==> flow/design.v <==
module ALU (A, B, ALU_Sel, ALU_Out, Carryout, Overflow);
parameter ADD  = 0;
parameter SUB  = 1;
parameter MUL_HIGH = 2;
parameter MUL_LOW = 3;
input [31:0] A;
input [31:0] B;
input [3:0] ALU_Sel;
output [31:0] ALU_Out;
output Carryout;
output Overflow;
reg[31:0] ALU_32Result;
reg[63:0] ALU_64Result;
always @(*)
begin
    ALU_32Result = 32'h00000000;
    ALU_64Result = 64'h0000000000000000;
    case(ALU_Sel)
        ADD:        ALU_32Result = A + B;
        SUB:        ALU_32Result = A - B;
        MUL_HIGH:	ALU_64Result = A * B;
        MUL_LOW:	ALU_64Result = A * B;
        default:
        begin
            ALU_32Result = 32'h00000000;
            ALU_64Result = 64'h0000000000000000;
        end
    endcase
end
assign ALU_Out = (ALU_Sel == MUL_LOW)? ALU_64Result[31:0]: (ALU_Sel == MUL_HIGH)? ALU_64Result[63:32]:ALU_32Result[31:0];
assign Carryout = 1'b0;
assign Overflow = 1'b0;
endmodule
module alu_top (
    input             clk,
    input      [31:0] A,
    input      [31:0] B,
    input      [3:0]  ALU_Sel,
    output reg [31:0] ALU_Out,
    output reg        Carryout,
    output reg        Overflow
);
reg [31:0] a_q, b_q;
reg [3:0]  sel_q;
wire [31:0] out_d;
wire        carry_d, ovf_d;
ALU u_alu (
    .A(a_q), .B(b_q), .ALU_Sel(sel_q),
    .ALU_Out(out_d), .Carryout(carry_d), .Overflow(ovf_d)
);
always @(posedge clk) begin
    a_q      <= A;
    b_q      <= B;
    sel_q    <= ALU_Sel;
    ALU_Out  <= out_d;
    Carryout <= carry_d;
    Overflow <= ovf_d;
end
endmodule
Step by step through the tools: alu_top
Tool output for the design above, in the order of the flow.
Lines are those of the file above, counted from 1.
Cell names lack the library's common part.
{ "design": {"top_module": "alu_top", "clock": "clk", "lib": "sky130hd", "pvt_corner": "tt_025C_1v80"} }

Elaborated design
Source: Yosys, flattened and elaborated, memories not mapped. Widths are those after wreduce; folded enables and synchronous resets count as part of the registers. Registers that Yosys merges into a memory's read port (data or address) are not register bits. Print and check cells do not count. Equal cells are merged and count once.
{ "bits": {"clocked_rd_ports_x_width": 0, "mem_count": 0, "elab_cells": 14, "ram_bits": 0, "register_bits": 100, "in_bits": 69, "latchBits": 0, "rom_bits": 0} }
{ "classes": {"n_shift": 0, "reduce_and_logical": 1, "n_logic": 0, "cmp": 0, "div": 0, "muxes": 3, "n_eq": 3, "addsub": 2, "multipliers": 1} }
{ "ops": {"columns": ["cell", "n"], "rows": [
  ["32-bit by 32-bit multiplier with 64-bit output", 1],
  ["32-bit parallel mux with 2-bit select", 1],
  ["32-bit 2-to-1 mux", 2],
  ["32-bit adder", 1],
  ["32-bit subtractor", 1],
  ["4-bit by 2-bit == test with 1-bit output (second input constant)", 2],
  ["4-bit by 1-bit == test with 1-bit output (second input constant)", 1],
  ["4-bit zero test", 1]
]} }

Depth
Longest topological path by Yosys (ltp), each cell counted once; first at word level (registers and memories cut), then after technology mapping (sequential cells cut; the memories' decode and read muxes count).
{ "logic_depth": {"word_depth": 4, "ABC_AREA": 0, "ltp_mapped": 30, "mapped_depth_nobuf": 27} }

Synthesis result
Yosys stat after the flow's synthesis: flattened, memories mapped to cells. It holds for the ABC_AREA given above (unset counts as 0); a run with the other value may have another netlist.
{ "synth_totals": {"seqArea_um2": 2001.9, "ffs": 100, "synth_area_um2": 38300.5, "mapped_cells": 4257} }
{ "types": {"columns": ["cell", "n", "type_area_um2"], "rows": [
  ["fa_1", 897, 1.8E+04],
  ["ha_1", 296, 3.7E+03],
  ["and2_1", 580, 3628.48],
  ["inv_1", 899, 3.37E+03],
  ["dfxtp_1", 100, 2001.92],
  ["nand2_1", 524, 1.97E+03],
  ["clkbuf_1", 254, 953.414],
  ["a21oi_1", 115, 575.552],
  ["xnor2_1", 58, 507.987],
  ["xor2_1", 49, 429.162],
  ["o21ai_0", 69, 345.331],
  ["a21o_1", 45, 337.824],
  ["nor2_1", 58, 217.709],
  ["a22oi_1", 22, 165.158],
  ["nand4_1", 25, 156.4],
  ["o21bai_1", 18, 135.13],
  ["and3_1", 18, 112.608],
  ["mux2i_1", 11, 110.106]
]} }
Not listed: further types 56, cells in them 219.
By module: a second synthesis without flattening, with its own total; a netlist apart from the flattened one above.
{ "unflattened": {"hier_cells": 4282, "area_unflattened_um2": 38463.1} }
Each row is one instance without its submodules.
{ "modules": {"columns": ["module", "instances", "cells", "mod_area_um2", "seq_area_um2"], "rows": [
  ["ALU", 1, 4180, 36421.2, 0.0],
  ["alu_top", 1, 102, 2042.0, 2042.0]
]} }

Timing after synthesis
OpenSTA on the mapped netlist: ideal clock, no wires. The path of least setup slack (recovery checks aside). Input and output delay are each 20% of the period. Register names are those of the netlist, which keeps one name where synthesis merged equal registers.
{ "synth_path": {"path_kind": "reg2reg", "start": "reg b_q[8]", "end": "reg ALU_Out[31]", "required_time_ns": 8.866, "tclk_ns": 9.0, "path_stages": 28, "n_path_buf": 3, "setup_slack_ns": 1.562, "setup_ns": 0.134, "delay_ns": 7.438, "arrival_time_ns": 7.304, "period_less_setup_slack_ns": 7.438} }
"delay_ns" is the arrival time less input delay plus setup time.
"path_stages": output pins that drive a net of the path, with the launching flip-flop's if there is one; two outputs of one cell count as two.
"period_less_setup_slack_ns" = period - worst setup slack (recovery checks aside). The figure is calculated, with input and output delays left at 20% of the set period.
The rows between start and end are the longest chain of elaborated cells between them; the timing report does not say that the signal goes this way. Where chains are equally long, one stands for them.
A line is the first line of the expression or statement that the cell stems from. Yosys adds cells for indexed reads and writes and turns some case tables into memories.
{ "synth_via": {"cell_sequence": "dfxtp_1 clkbuf_1 buf_1 nand2_1 fa_1 inv_1 fa_1 inv_1 fa_1 inv_1 fa_1 fa_1 inv_1 fa_1 fa_1 fa_1 inv_1 ha_1 clkbuf_1 a21oi_1 o21ai_0 a221oi_1 o21ai_0 a21oi_1 o31ai_1 a31o_2 nor4b_1 or4_1", "elab_chain_len": 4, "cone_cells": 6, "cone_classes": "add/sub (2); mul (1); mux (3)"} }
{ "synth_lines": {"columns": ["item", "line", "text"], "rows": [
  ["start: declaration", 43, "reg [31:0] a_q, b_q;"],
  ["start: assignment", 53, "b_q      <= B;"],
  ["32-bit subtractor", 20, "SUB:        ALU_32Result = A - B;"],
  ["32-bit parallel mux with 2-bit select", 18, "case(ALU_Sel)"],
  ["32-bit 2-to-1 mux x2", 30, "assign ALU_Out = (ALU_Sel == MUL_LOW)? ALU_64Result[31:0]: (ALU_Sel == MUL_HIGH)? ALU_64Result[63:32]:ALU_32Re ..."],
  ["end: assignment", 55, "ALU_Out  <= out_d;"],
  ["end: declaration", 39, "output reg [31:0] ALU_Out,"]
]} }

Timing after layout
Path of least setup slack in the final report of flow run 3 (OpenROAD, finished layout, wires in). Where an end is a register, its clock arrival counts in the times.
{ "layout_path": {"path_kind": "reg2reg", "start": "reg a_q[20]", "end": "reg ALU_Out[6]", "tclk_ns": 6.79, "required_time_ns": 7.14, "path_stages": 26, "n_path_buf": 3, "arrival_time_ns": 7.83, "setup_ns": 0.10, "setup_slack_ns": -0.69} }
The rows between start and end are the longest chain of elaborated cells between them; the timing report does not say that the signal goes this way. Where chains are equally long, one stands for them.
{ "layout_via": {"cell_sequence": "dfxtp_4 buf_12 and2_4 fa_1 inv_1 fa_1 fa_2 fa_1 inv_1 fa_1 fa_1 fa_1 inv_2 fa_1 inv_2 ha_4 buf_6 and2_4 nand4_1 or3_1 o2111a_2 or4b_4 nand2_2 xor2_1 buf_4 a221o_1", "elab_chain_len": 3, "cone_cells": 3, "cone_classes": "mul (1); mux (2)"} }
{ "layout_lines": {"columns": ["item", "line", "text"], "rows": [
  ["start: declaration", 43, "reg [31:0] a_q, b_q;"],
  ["start: assignment", 52, "a_q      <= A;"],
  ["32-bit by 32-bit multiplier with 64-bit output", 21, "MUL_HIGH: ALU_64Result = A * B;"],
  ["32-bit 2-to-1 mux x2", 30, "assign ALU_Out = (ALU_Sel == MUL_LOW)? ALU_64Result[31:0]: (ALU_Sel == MUL_HIGH)? ALU_64Result[63:32]:ALU_32Re ..."],
  ["end: assignment", 55, "ALU_Out  <= out_d;"],
  ["end: declaration", 39, "output reg [31:0] ALU_Out,"]
]} }

Data sheet: physical implementation of alu_top

Module alu_top, platform sky130hd: 6 stored runs of the flow (Yosys, OpenROAD) with differing settings, in no particular order. Input and output delays are each 20% of the period that was set; the output load is 0.01 pF.
By "achieved_clock_period_ns" is meant the clock period of the run minus its worst setup slack. This is arithmetic on one report: input and output delays are still those of the set period (20% each).
"worstPathTime_ns": the worst setup path's part of the clock period (all of it between registers, 20% less for each end at a port) less its slack. A launch clock that arrives late makes it longer, a capture clock that arrives late makes it shorter.
[
  {
    "run": "flow run 1",
    "settings": { "ABC_AREA": 1, "CAP_MARGIN": 25, "CELL_PAD_IN_SITES_DETAIL_PLACEMENT": 2, "CTS_CLUSTER_SIZE": 27, "GPL_ROUTABILITY_DRIVEN": 0, "MAX_ROUTING_LAYER": "met4", "PLACE_DENSITY": 0.74, "SETUP_SLACK_MARGIN": 0.33, "period_ns": 9.0, "CORE_MARGIN": 2, "CORE_UTILIZATION": 40, "SLEW_MARGIN": 20 },
    "outcome": "incomplete, placement halted on DPL-0033"
  },
  {
    "run": "flow run 2",
    "settings": { "ABC_AREA": 1, "CAP_MARGIN": 25, "CELL_PAD_IN_SITES_DETAIL_PLACEMENT": 2, "CTS_CLUSTER_SIZE": 27, "GPL_ROUTABILITY_DRIVEN": 0, "GPL_TIMING_DRIVEN": 1, "MAX_ROUTING_LAYER": "met5", "MIN_ROUTING_LAYER": "met2", "PLACE_DENSITY_LB_ADDON": 0.22, "SETUP_SLACK_MARGIN": -0.13, "period_ns": 9.0, "CORE_MARGIN": 2, "CORE_UTILIZATION": 40, "SLEW_MARGIN": 20 },
    "outcome": "incomplete, routing halted on GRT-0116"
  },
  {
    "run": "flow run 3",
    "settings": { "CAP_MARGIN": 40, "CELL_PAD_IN_SITES_GLOBAL_PLACEMENT": 2, "CORE_UTILIZATION": 35, "MIN_ROUTING_LAYER": "met1", "PLACE_DENSITY_LB_ADDON": 0.22, "SETUP_SLACK_MARGIN": 1.97, "TNS_END_PERCENT": 75, "period_ns": 6.79, "CORE_MARGIN": 2, "SLEW_MARGIN": 20 },
    "results": { "setup_ws_ns": -0.692, "yosys.chip_area_um2": 38300.5, "finalCellArea_um2": 47209.0, "timing.hold.ws_ns": 0.740, "worstPathTime_ns": 7.48, "worstPathKind": "reg2reg", "achieved_clock_period_ns": 7.482, "fin_util_pct": 43.4, "timing.setup.tns_ns": -16.019, "dieArea_um2": 112091.0 }
  },
  {
    "run": "flow run 4",
    "settings": { "CAP_MARGIN": 15, "CELL_PAD_IN_SITES_DETAIL_PLACEMENT": 2, "CORE_ASPECT_RATIO": 1.03, "CORE_UTILIZATION": 55, "GPL_ROUTABILITY_DRIVEN": 0, "MIN_ROUTING_LAYER": "met1", "PLACE_DENSITY_LB_ADDON": 0.2, "TNS_END_PERCENT": 50, "period_ns": 10.2, "CORE_MARGIN": 2, "SLEW_MARGIN": 20 },
    "outcome": "incomplete, placement halted on DPL-0033"
  },
  {
    "run": "flow run 5",
    "settings": { "ABC_AREA": 1, "CAP_MARGIN": 25, "CELL_PAD_IN_SITES_DETAIL_PLACEMENT": 2, "CTS_CLUSTER_SIZE": 27, "GPL_ROUTABILITY_DRIVEN": 0, "GPL_TIMING_DRIVEN": 0, "MAX_ROUTING_LAYER": "met4", "MIN_ROUTING_LAYER": "met2", "PLACE_DENSITY_LB_ADDON": 0.22, "SETUP_SLACK_MARGIN": 0.33, "period_ns": 9.0, "CORE_MARGIN": 2, "CORE_UTILIZATION": 40, "SLEW_MARGIN": 20 },
    "outcome": "incomplete, routing halted on GRT-0116"
  },
  {
    "run": "flow run 6",
    "settings": { "CORE_UTILIZATION": 40, "SETUP_SLACK_MARGIN": 1.26, "period_ns": 8.62, "CAP_MARGIN": 20, "CORE_MARGIN": 2, "SLEW_MARGIN": 20 },
    "results": { "setup_ws_ns": 1.025, "yosys.chip_area_um2": 38300.5, "finalCellArea_um2": 44493.9, "timing.hold.ws_ns": 0.832, "worstPathTime_ns": 7.60, "worstPathKind": "reg2reg", "achieved_clock_period_ns": 7.595, "fin_util_pct": 46.8, "timing.setup.tns_ns": 0.000, "dieArea_um2": 98241.5 }
  }
]
